==> flow/design.v <==
module Registers  (
    input clk,
    input rst,
    input [31:0] in,
    output reg [31:0]  out
);
always @(posedge clk )
begin
    if(rst == 1'b1)
    begin
        out<=0;
    end
    else 
    begin
        out<=in;
    end
end
endmodule
module full_adder
(input i_bit1,input i_bit2, input i_carry,output o_sum,output o_carry);
wire g1,p1;
assign g1=i_bit1 & i_bit2;
assign p1=i_bit1 ^ i_bit2;
assign o_sum=p1 ^ i_carry;
assign o_carry = g1 | (p1&i_carry);
endmodule
module four_bit_adder(input [3:0] A,input [3:0]  B,input Cin,  output [3:0]  Sum,output   Cout);
    wire [3:0] C; 
    genvar i;
    generate
        for (i = 0; i < 4; i = i + 1) begin : loop
            full_adder FA(
                .i_bit1(A[i]),
                .i_bit2(B[i]),
                .i_carry(i == 0 ? Cin : C[i - 1]),
                .o_sum(Sum[i]),
                .o_carry(C[i])
            );
        end
    endgenerate
    assign Cout=C[3];
endmodule
module CSA  #(parameter N = 32)(input [N-1:0] A,input [N-1:0]  B,input Cin,  output [N-1:0]  Sum,output   Cout,output Overflow);
    wire [N-1:0] S0;
    wire [N-1:0] S1;
    wire [(N/4)-1:0] C0;
    wire [(N/4)-1:0] C1;
    wire [(N/4)-1:0] C;
    four_bit_adder A_inst(.A(A[3:0]),.B(B[3:0]),.Cin(Cin),.Sum(Sum[3:0]),.Cout(C[0])); 
    genvar i;
    generate
        for (i = 0; i < N/4-1; i = i + 1) begin : loop1
            four_bit_adder A0(
                .A(A[i*4+7:i*4+4]),
                .B(B[i*4+7:i*4+4]),
                .Cin(1'b0),
                .Sum(S0[i*4+7:i*4+4]),
                .Cout(C0[i+1])
            );
            four_bit_adder A1(
                .A(A[i*4+7:i*4+4]),
                .B(B[i*4+7:i*4+4]),
                .Cin(1'b1),
                .Sum(S1[i*4+7:i*4+4]),
                .Cout(C1[i+1])
            );
        end
    endgenerate
    genvar j;
    generate
    for (j = 0; j < N/4-1; j = j + 1) begin : loop2
        assign Sum[j*4+7:j*4+4] = C[j] ? S1[j*4+7:j*4+4] : S0[j*4+7:j*4+4];
        assign C[j+1] = C[j] ? C1[j+1] : C0[j+1];
    end
endgenerate
    assign Cout=C[(N/4)-1];
    assign Overflow=(A[N-1]==B[N-1]&&(A[N-1])!=Sum[N-1]);
endmodule
module normalizer
(input [23:0] A_mantissa,input [7:0] A_exponent, output  reg [22:0] O_mantissa ,output reg [7:0] O_exponent);
reg [23:0] temp_mantissa;
always @ (*)
begin 
    if(A_mantissa[23:0]==24'b000000000000000000000001)
    begin 
        temp_mantissa=A_mantissa<<23;
        O_exponent=A_exponent-23;
    end
    else if(A_mantissa[23:1]==23'b00000000000000000000001)
    begin 
        temp_mantissa=A_mantissa<<22;
        O_exponent=A_exponent-22;
    end
    else if(A_mantissa[23:2]==22'b0000000000000000000001)
    begin 
        temp_mantissa=A_mantissa<<21;
        O_exponent=A_exponent-21;
    end
    else if(A_mantissa[23:3]==21'b000000000000000000001)
    begin 
        temp_mantissa=A_mantissa<<20;
        O_exponent=A_exponent-20;
    end
    else if(A_mantissa[23:4]==20'b00000000000000000001)
    begin 
        temp_mantissa=A_mantissa<<19;
        O_exponent=A_exponent-19;
    end
    else if(A_mantissa[23:5]==19'b0000000000000000001)
    begin 
        temp_mantissa=A_mantissa<<18;
        O_exponent=A_exponent-18;
    end
    else if(A_mantissa[23:6]==18'b000000000000000001)
    begin 
        temp_mantissa=A_mantissa<<17;
        O_exponent=A_exponent-17;
    end
    else if(A_mantissa[23:7]==17'b00000000000000001)
    begin 
        temp_mantissa=A_mantissa<<16;
        O_exponent=A_exponent-16;
    end
    else if(A_mantissa[23:8]==16'b0000000000000001)
    begin 
        temp_mantissa=A_mantissa<<15;
        O_exponent=A_exponent-15;
    end
    else if(A_mantissa[23:9]==15'b000000000000001)
    begin 
        temp_mantissa=A_mantissa<<14;
        O_exponent=A_exponent-14;
    end
    else if(A_mantissa[23:10]==14'b00000000000001)
    begin 
        temp_mantissa=A_mantissa<<13;
        O_exponent=A_exponent-13;
    end
    else if(A_mantissa[23:11]==13'b0000000000001)
    begin 
        temp_mantissa=A_mantissa<<12;
        O_exponent=A_exponent-12;
    end
    else if(A_mantissa[23:12]==12'b000000000001)
    begin 
        temp_mantissa=A_mantissa<<11;
        O_exponent=A_exponent-11;
    end
    else if(A_mantissa[23:13]==11'b00000000001)
    begin 
        temp_mantissa=A_mantissa<<10;
        O_exponent=A_exponent-10;
    end
    else if(A_mantissa[23:14]==10'b0000000001)
    begin 
        temp_mantissa=A_mantissa<<9;
        O_exponent=A_exponent-9;
    end
    else if(A_mantissa[23:15]==9'b000000001)
    begin 
        temp_mantissa=A_mantissa<<8;
        O_exponent=A_exponent-8;
    end
    else if(A_mantissa[23:16]==8'b00000001)
    begin 
        temp_mantissa=A_mantissa<<7;
        O_exponent=A_exponent-7;
    end
    else if(A_mantissa[23:17]==7'b0000001)
    begin 
        temp_mantissa=A_mantissa<<6;
        O_exponent=A_exponent-6;
    end
    else if(A_mantissa[23:18]==6'b000001)
    begin 
        temp_mantissa=A_mantissa<<5;
        O_exponent=A_exponent-5;
    end
    else if(A_mantissa[23:19]==5'b00001)
    begin 
        temp_mantissa=A_mantissa<<4;
        O_exponent=A_exponent-4;
    end
    else if(A_mantissa[23:20]==4'b0001)
    begin 
        temp_mantissa=A_mantissa<<3;
        O_exponent=A_exponent-3;
    end
    else if(A_mantissa[23:21]==3'b001)
    begin 
        temp_mantissa=A_mantissa<<2;
        O_exponent=A_exponent-2;
    end
    else if(A_mantissa[23:22]==3'b01)
    begin 
        temp_mantissa=A_mantissa<<1;
        O_exponent=A_exponent-1;
    end
    else 
    begin
        temp_mantissa=A_mantissa;
        O_exponent=A_exponent;
    end 
O_mantissa=temp_mantissa[22:0];
end
endmodule
module FPA
(input [31:0] A, input [31:0] B, output [31:0] Sum,output Cout,output reg of);
reg  A_sign;
reg  B_sign;
reg  O_sign;
reg [7:0] A_exponent ;
reg [7:0] B_exponent ;
wire [7:0] O_exponent ;
reg [24:0] O_temp1_exponent ;
reg [24:0] O_temp2_exponent ;
reg [23:0] A_mantissa ;
reg [23:0] B_mantissa ;
reg [23:0] temp1_mantissa ;
reg [23:0] temp2_mantissa ;
reg [23:0] O_mantissa ;
reg [24:0] O_temp1_mantissa ;
reg [24:0] O_temp2_mantissa ;
reg [7:0] temp ;
wire [7:0] final_exponent ;
wire [22:0] final_mantissa ;
wire [7:0] pre_exponent ;
wire [22:0] pre_mantissa ;
reg [23:0] A_Adder ;
reg [23:0] B_Adder ;
wire [23:0] Sum_Adder ;
wire Cin ;
wire c ;
 CSA #(24) c1( A_Adder,B_Adder,Cin,Sum_Adder ,c ,overflow);
assign Cin=1'b0;
always @ (*)
begin
    A_sign=A[31];
    B_sign=B[31];
    A_exponent=A[30:23];
    B_exponent=B[30:23];
    A_mantissa = {1'b1,A[22:0]};
    B_mantissa ={1'b1,B[22:0]};
    if(A_exponent > B_exponent ) begin
        temp=A_exponent-B_exponent;
        O_temp1_exponent=A_exponent;
        B_mantissa=B_mantissa>>temp;
    end
    else if (A_exponent < B_exponent )begin
        temp=B_exponent-A_exponent;
        O_temp1_exponent=B_exponent;
        temp1_mantissa=A_mantissa>>temp;
        A_mantissa=temp1_mantissa;
    end
    else 
    begin
        O_temp1_exponent=A_exponent;
    end
    if(A_sign == B_sign )
    begin
        A_Adder=A_mantissa;
        B_Adder=B_mantissa;
        O_sign=A_sign;
        O_temp1_mantissa={c,Sum_Adder};
    end
     else 
    begin
        if(A_sign==1'b1)
        begin
            temp1_mantissa=~A_mantissa+1'b1;
            temp2_mantissa=B_mantissa;
            A_Adder=temp1_mantissa;
            B_Adder=temp2_mantissa;
            O_temp2_mantissa={c,Sum_Adder};
            if(A_mantissa>= B_mantissa)
            begin 
                O_temp1_mantissa=~O_temp2_mantissa+1;
                O_temp1_mantissa[24]=1'b0;
            end
            else
            begin 
                O_temp1_mantissa=O_temp2_mantissa;
                O_temp1_mantissa[24]=1'b0;
            end
        end
        else 
        begin
            temp1_mantissa=A_mantissa;
            temp2_mantissa=~B_mantissa+1'b1;
            A_Adder=temp1_mantissa;
            B_Adder=temp2_mantissa;
            O_temp2_mantissa={c,Sum_Adder};
            if(A_mantissa <= B_mantissa)
            begin 
                O_temp1_mantissa=~O_temp2_mantissa+1;
                O_temp1_mantissa[24]=1'b0;
            end
            else
            begin 
                O_temp1_mantissa=O_temp2_mantissa;
                O_temp1_mantissa[24]=1'b0;
            end
        end
        if(A_mantissa>B_mantissa)
            O_sign=A_sign;
        else if(A_mantissa<B_mantissa)
            O_sign=B_sign;
        else
        begin
            O_sign=1'b0;
        end
    end
    if(O_temp1_mantissa[24]==1'b1)
    begin
        O_temp2_exponent=O_temp1_exponent+25'd1;
        O_mantissa=O_temp1_mantissa[24:1];
        if(O_mantissa == 23'd0 &  O_temp1_exponent== A_exponent & O_temp1_exponent== B_exponent )
            begin
                O_temp1_exponent=23'd0;
            end
        else
            O_temp1_exponent=O_temp2_exponent;
    end else
    begin
        O_mantissa=O_temp1_mantissa[23:0];
        if(O_mantissa == 23'd0 &  O_temp1_exponent== A_exponent & O_temp1_exponent== B_exponent )
            begin
                O_temp1_exponent=23'd0;
            end
   end 
end
assign O_exponent=O_temp1_exponent;
normalizer N_instance( O_mantissa, O_exponent, pre_mantissa , pre_exponent);
always @ (*)
begin
    if(pre_exponent == 8'd255  || A[30:23] == 8'd255  || B[30:23] == 8'd255)
        of=1'b1;
    else
        of=1'b0;
end
assign final_exponent = of ? 8'd0 : pre_exponent;
assign final_mantissa = of ? 23'd0 : pre_mantissa;
assign Sum={O_sign & ~of,final_exponent,final_mantissa};
assign Cout=O_temp1_mantissa[24];
endmodule
module FPA_final (
input clk,
input rst,
input [31 : 0] in1,
input [31 : 0] in2,
output [31 : 0] OUT
);
wire [31 : 0]A;
wire [31 : 0]B;
wire [31 : 0]C;
Registers operand1_reg (clk,rst, in1, A);
Registers operand2_reg (clk, rst, in2, B);
FPA B1 ( .A(A), .B(B), .Sum(C), .Cout(), .of());
Registers output_reg (clk,rst, C, OUT);
endmodule
* Reports on FPA_final
What the tools print for FPA_final, step after step. Line numbers count from 1 in the design file above. Operators carry their Yosys type and port widths (W data, S select, Z words). Not given: n/a
Set-up: design top FPA_final, clock input clk, cell library sky130hd, timing corner tt_025C_1v80

* Word-level counts
Yosys after proc, flatten, opt, wreduce and memory -nomap, before mapping. Memory bits, and registers merged into a memory's read port (data or address), are not among the register bits. Print and check cells are not counted. Equal cells are merged and count once.
Word-level totals: bits of input ports 66, bits in registers 96
Cells by class: bitwise gates (word level) 166, muxes and demuxes 76, shifts and indexed selects 2, order comparisons 6, equal/unequal tests 29, reduce/logical cells 28, $add $sub $neg 29
Operators by type and width (count):
- $mux W23 | 22
- $mux W24 | 11
- $mux W8 | 28
- $add A24 B1 Y24 const B | 3
- $not A24 Y24 | 3
- $sub A8 B4 Y8 const B | 8
- $sub A8 B5 Y8 const B | 8
- $and A1 B1 Y1 | 62
- $xor A1 B1 Y1 | 57
- $shr A24 B8 Y24 | 2
- $logic_not A24 Y1 | 2
- $or A1 B1 Y1 | 38
- $sub A8 B3 Y8 const B | 4
- $reduce_or A25 Y1 | 1
- $mux W25 | 1
- $eq A24 B1 Y1 const B | 1
- $ge A24 B24 Y1 | 1
- $gt A24 B24 Y1 | 1
- $le A24 B24 Y1 | 1
- $lt A24 B24 Y1 | 1
- $reduce_or A24 Y1 | 1
- $eq A8 B8 Y1 const B | 3
- $eq A23 B1 Y1 const B | 1
- $reduce_or A23 Y1 | 1
- $eq A22 B1 Y1 const B | 1
- $reduce_or A22 Y1 | 1
- $eq A21 B1 Y1 const B | 1
- $reduce_or A21 Y1 | 1
Not listed: further kinds 50, cells in them 71.

* Logic depth
Longest topological path by Yosys (ltp), each cell counted once; first at word level (registers and memories cut), then after technology mapping (sequential cells cut; the memories' decode and read muxes count).
Logic depth: word-level depth 61, ABC_AREA 1, gate-level depth with buffers 119, depth with buffers taken out 114

* Synthesis result
The flow's flattened synthesis, as Yosys stat reports it; memories are mapped. The netlist is that of the ABC_AREA named above (0 if unset); the other value can give another one. The area totals of this step are shown rounded.
Synthesis totals: flip-flop cells 96, buffers 128, chip area (Yosys) 15900 um2, area of sequential cells 1920 um2, mapped cells 2845
Cells by type:
- sky130_fd_sc_hd__nand2_1 | count 703, area in all 2.64E+03 um2
- sky130_fd_sc_hd__dfxtp_1 | count 96, area in all 1.92E+03 um2
- sky130_fd_sc_hd__inv_1 | count 415, area in all 1.56E+03 um2
- sky130_fd_sc_hd__nor2_1 | count 300, area in all 1126.08 um2
- sky130_fd_sc_hd__o21ai_0 | count 216, area in all 1.08E+03 um2
- sky130_fd_sc_hd__ha_1 | count 72, area in all 900.864 um2
- sky130_fd_sc_hd__nand3_1 | count 178, area in all 890.854 um2
- sky130_fd_sc_hd__a21oi_1 | count 168, area in all 840.806 um2
- sky130_fd_sc_hd__xor2_1 | count 84, area in all 735.706 um2
- sky130_fd_sc_hd__fa_1 | count 20, area in all 400.384 um2
- sky130_fd_sc_hd__o221ai_1 | count 36, area in all 315.302 um2
- sky130_fd_sc_hd__o211ai_1 | count 40, area in all 300.288 um2
- sky130_fd_sc_hd__clkbuf_1 | count 74, area in all 277.766 um2
- sky130_fd_sc_hd__nor3_1 | count 52, area in all 260.25 um2
- sky130_fd_sc_hd__nand4_1 | count 34, area in all 212.704 um2
- sky130_fd_sc_hd__o22ai_1 | count 34, area in all 212.704 um2
- sky130_fd_sc_hd__inv_2 | count 34, area in all 127.622 um2
- sky130_fd_sc_hd__nand2_2 | count 19, area in all 118.864 um2
Other cell types: 49; their cells: 270.

* Worst setup path after synthesis
Path of least setup slack by OpenSTA after synthesis, without wires, with an ideal clock, recovery checks aside; 20% of the period is set as input and as output delay. Where synthesis merged equal registers, the netlist keeps one of their names.
Timing path post-synthesis: kind reg2reg, start point register operand1_reg.out[23], end point register output_reg.out[13], required time 21.877 ns, path delay 15.596 ns, buffers on the path 5, stages on the path 113, data arrival time 15.473 ns, path slack 6.404 ns, period 22.0 ns, synthesis period reached 15.596 ns
"path delay" is the arrival time less input delay plus setup time. "stages on the path" counts driving pins, that of a launching flip-flop among them; a cell with two outputs on the path counts twice. "synthesis period reached" is the clock period less the worst setup slack; recovery checks do not enter. This is arithmetic on one report: input and output delays are still those of the set period (20% each). The rows between start and end are the longest chain of elaborated cells between them; the timing report does not say that the signal goes this way. Where chains are equally long, one stands for them. A line is the first line of the expression or statement that the cell stems from. Yosys adds cells for indexed reads and writes and turns some case tables into memories.
Between the ends, post-synthesis: cells stage by stage sky130_fd_sc_hd__dfxtp_1 > sky130_fd_sc_hd__inv_1 > sky130_fd_sc_hd__ha_1 > sky130_fd_sc_hd__inv_1 > sky130_fd_sc_hd__fa_1 > sky130_fd_sc_hd__nand3_1 > sky130_fd_sc_hd__nand3_1 > sky130_fd_sc_hd__nand2_1 > sky130_fd_sc_hd__nand2_2 > sky130_fd_sc_hd__nand2_4 > sky130_fd_sc_hd__inv_2 > sky130_fd_sc_hd__buf_6 > sky130_fd_sc_hd__nand2_2 > sky130_fd_sc_hd__nand2_2 > sky130_fd_sc_hd__nor2_4 > sky130_fd_sc_hd__buf_6 > sky130_fd_sc_hd__buf_6 > sky130_fd_sc_hd__inv_1 > (+77 left out) > sky130_fd_sc_hd__nand2_1 > sky130_fd_sc_hd__nand2_1 > sky130_fd_sc_hd__nand2_1 > sky130_fd_sc_hd__nand2_1 > sky130_fd_sc_hd__nand2_1 > sky130_fd_sc_hd__nand2_1 > sky130_fd_sc_hd__nand2_1 > sky130_fd_sc_hd__nand2_1 > sky130_fd_sc_hd__nand2_1 > sky130_fd_sc_hd__nand2_1 > sky130_fd_sc_hd__nand2_1 > sky130_fd_sc_hd__nand2_1 > sky130_fd_sc_hd__nand2_1 > sky130_fd_sc_hd__nand4_1 > sky130_fd_sc_hd__and2_4 > sky130_fd_sc_hd__buf_6 > sky130_fd_sc_hd__nand3_1 > sky130_fd_sc_hd__nor2_1, cells in the longest elaborated chain 60, elaborated cells between the ends (all ways) 295, classes of those cells add/sub: 29; compare: 4; eq/ne: 27; shift: 2; mux: 64; logic: 164; reduce/logical: 5
Ends and longest elaborated chain, post-synthesis:
- start: declaration | line 5 | output reg [31:0]  out
- start: assignment | line 11 | out<=0;
- start: assignment | line 15 | out<=in;
- $sub A8 B8 Y8 | line 250 | temp=B_exponent-A_exponent;
- $shr A24 B8 Y24 | line 252 | temp1_mantissa=A_mantissa>>temp;
- $mux W24 | line 249 | else if (A_exponent < B_exponent )begin
- $mux W24 | line 244 | if(A_exponent > B_exponent ) begin
- $not A24 Y24 | line 270 | temp1_mantissa=~A_mantissa+1'b1;
- $add A24 B1 Y24 | line 270
- $mux W24 | line 268 | if(A_sign==1'b1)
- (+45 left out)
- $mux W8 | line 94 | else if(A_mantissa[23:2]==22'b0000000000000000000001)
- $mux W8 | line 89 | else if(A_mantissa[23:1]==23'b00000000000000000000001)
- $mux W8 | line 84 | if(A_mantissa[23:0]==24'b000000000000000000000001)
- $eq A8 B8 Y1 | line 336 | if(pre_exponent == 8'd255  || A[30:23] == 8'd255  || B[30:23] == 8'd255)
- $logic_or A1 B1 Y1 (2 in a row) | line 336
- $mux W1 | line 336
- $reduce_or A12 Y1
- end: assignment | line 11
- end: assignment | line 15
- end: declaration | line 5

* Worst path after layout
Path of least setup slack in the final report of run 4 (OpenROAD, finished layout, wires in). Where an end is a register, its clock arrival counts in the times.
Timing path after layout: kind reg2reg, start point register operand2_reg.out[24], end point register output_reg.out[22], period 22.0 ns, stages on the path 100, buffers on the path 7, required time 22.30 ns, path slack 2.45 ns, data arrival time 19.84 ns
The rows between start and end are the longest chain of elaborated cells between them; the timing report does not say that the signal goes this way. Where chains are equally long, one stands for them.
Between the ends, after layout: cells stage by stage sky130_fd_sc_hd__dfxtp_1 > sky130_fd_sc_hd__inv_1 > sky130_fd_sc_hd__fa_1 > sky130_fd_sc_hd__nand3_1 > sky130_fd_sc_hd__nand3_1 > sky130_fd_sc_hd__nand2_1 > sky130_fd_sc_hd__nand2_2 > sky130_fd_sc_hd__nand2_4 > sky130_fd_sc_hd__inv_2 > sky130_fd_sc_hd__buf_6 > sky130_fd_sc_hd__nand2_2 > sky130_fd_sc_hd__nand2_2 > sky130_fd_sc_hd__nor2_4 > sky130_fd_sc_hd__buf_6 > sky130_fd_sc_hd__buf_6 > sky130_fd_sc_hd__inv_1 > sky130_fd_sc_hd__nor2_1 > sky130_fd_sc_hd__inv_1 > (+64 left out) > sky130_fd_sc_hd__nand2_1 > sky130_fd_sc_hd__nand2_1 > sky130_fd_sc_hd__nand3_1 > sky130_fd_sc_hd__nand2_1 > sky130_fd_sc_hd__nand2_1 > sky130_fd_sc_hd__nand3_1 > sky130_fd_sc_hd__nand2_1 > sky130_fd_sc_hd__nand2_1 > sky130_fd_sc_hd__nand2_1 > sky130_fd_sc_hd__nand2_1 > sky130_fd_sc_hd__nand2_1 > sky130_fd_sc_hd__nand2_1 > sky130_fd_sc_hd__nand2_1 > sky130_fd_sc_hd__nand4_1 > sky130_fd_sc_hd__and2_4 > sky130_fd_sc_hd__buf_6 > sky130_fd_sc_hd__nand3_2 > sky130_fd_sc_hd__nor2_1, cells in the longest elaborated chain 60, elaborated cells between the ends (all ways) 304, classes of those cells add/sub: 29; compare: 4; eq/ne: 27; shift: 2; mux: 73; logic: 164; reduce/logical: 5
Ends and longest elaborated chain, after layout:
- start: declaration | line 5 | output reg [31:0]  out
- start: assignment | line 11 | out<=0;
- start: assignment | line 15 | out<=in;
- $sub A8 B8 Y8 | line 250 | temp=B_exponent-A_exponent;
- $shr A24 B8 Y24 | line 252 | temp1_mantissa=A_mantissa>>temp;
- $mux W24 | line 249 | else if (A_exponent < B_exponent )begin
- $mux W24 | line 244 | if(A_exponent > B_exponent ) begin
- $not A24 Y24 | line 270 | temp1_mantissa=~A_mantissa+1'b1;
- $add A24 B1 Y24 | line 270
- $mux W24 | line 268 | if(A_sign==1'b1)
- (+45 left out)
- $mux W8 | line 94 | else if(A_mantissa[23:2]==22'b0000000000000000000001)
- $mux W8 | line 89 | else if(A_mantissa[23:1]==23'b00000000000000000000001)
- $mux W8 | line 84 | if(A_mantissa[23:0]==24'b000000000000000000000001)
- $eq A8 B8 Y1 | line 336 | if(pre_exponent == 8'd255  || A[30:23] == 8'd255  || B[30:23] == 8'd255)
- $logic_or A1 B1 Y1 (2 in a row) | line 336
- $mux W1 | line 336
- $reduce_or A3 Y1
- end: assignment | line 11
- end: assignment | line 15
- end: declaration | line 5

Data sheet: physical implementation of FPA_final

Module FPA_final, platform sky130hd: 4 stored runs of the flow (Yosys, OpenROAD) with differing settings, in no particular order. Input and output delays are each 20% of the period that was set; the output load is 0.01 pF.
"power consumption": no workload was simulated; the value follows from the tool's default switching activity.
The results are shown rounded.

* Run 1 | settings: CORE_UTILIZATION 40; CTS_CLUSTER_SIZE 35; GPL_TIMING_DRIVEN 0; MIN_ROUTING_LAYER met2; SLEW_MARGIN 15; period_ns 22.0; CAP_MARGIN 20; CORE_MARGIN 2 | did not finish, routing stopped with GRT-0116
* Run 2 | settings: CORE_MARGIN 9; CORE_UTILIZATION 50; GPL_TIMING_DRIVEN 0; MIN_ROUTING_LAYER met2; PLACE_DENSITY_LB_ADDON 0.25; period_ns 22.0; CAP_MARGIN 20; SLEW_MARGIN 20 | did not finish, routing stopped with GRT-0116
* Run 3 | settings: CORE_MARGIN 9; CORE_UTILIZATION 50; GPL_TIMING_DRIVEN 0; MAX_ROUTING_LAYER met5; MIN_ROUTING_LAYER met2; PLACE_DENSITY_LB_ADDON 0.25; TNS_END_PERCENT 20; period_ns 22.3; CAP_MARGIN 20; SLEW_MARGIN 20 | did not finish, routing stopped with GRT-0116
* Run 4 | settings: ABC_AREA 1; CORE_UTILIZATION 40; CTS_CLUSTER_SIZE 35; GPL_TIMING_DRIVEN 0; HOLD_SLACK_MARGIN 0.14; MIN_ROUTING_LAYER met1; SLEW_MARGIN 15; period_ns 22.0; CAP_MARGIN 20; CORE_MARGIN 2 | results: lowest hold slack 0.843 ns; sum of negative setup slack 0.000 ns; standard-cell area after routing 17900 um2; final utilization 45.3%; netlist area reported by Yosys 15900 um2; setup slack of the critical path 2.45 ns; die footprint 41400 um2; power consumption 3.04 mW
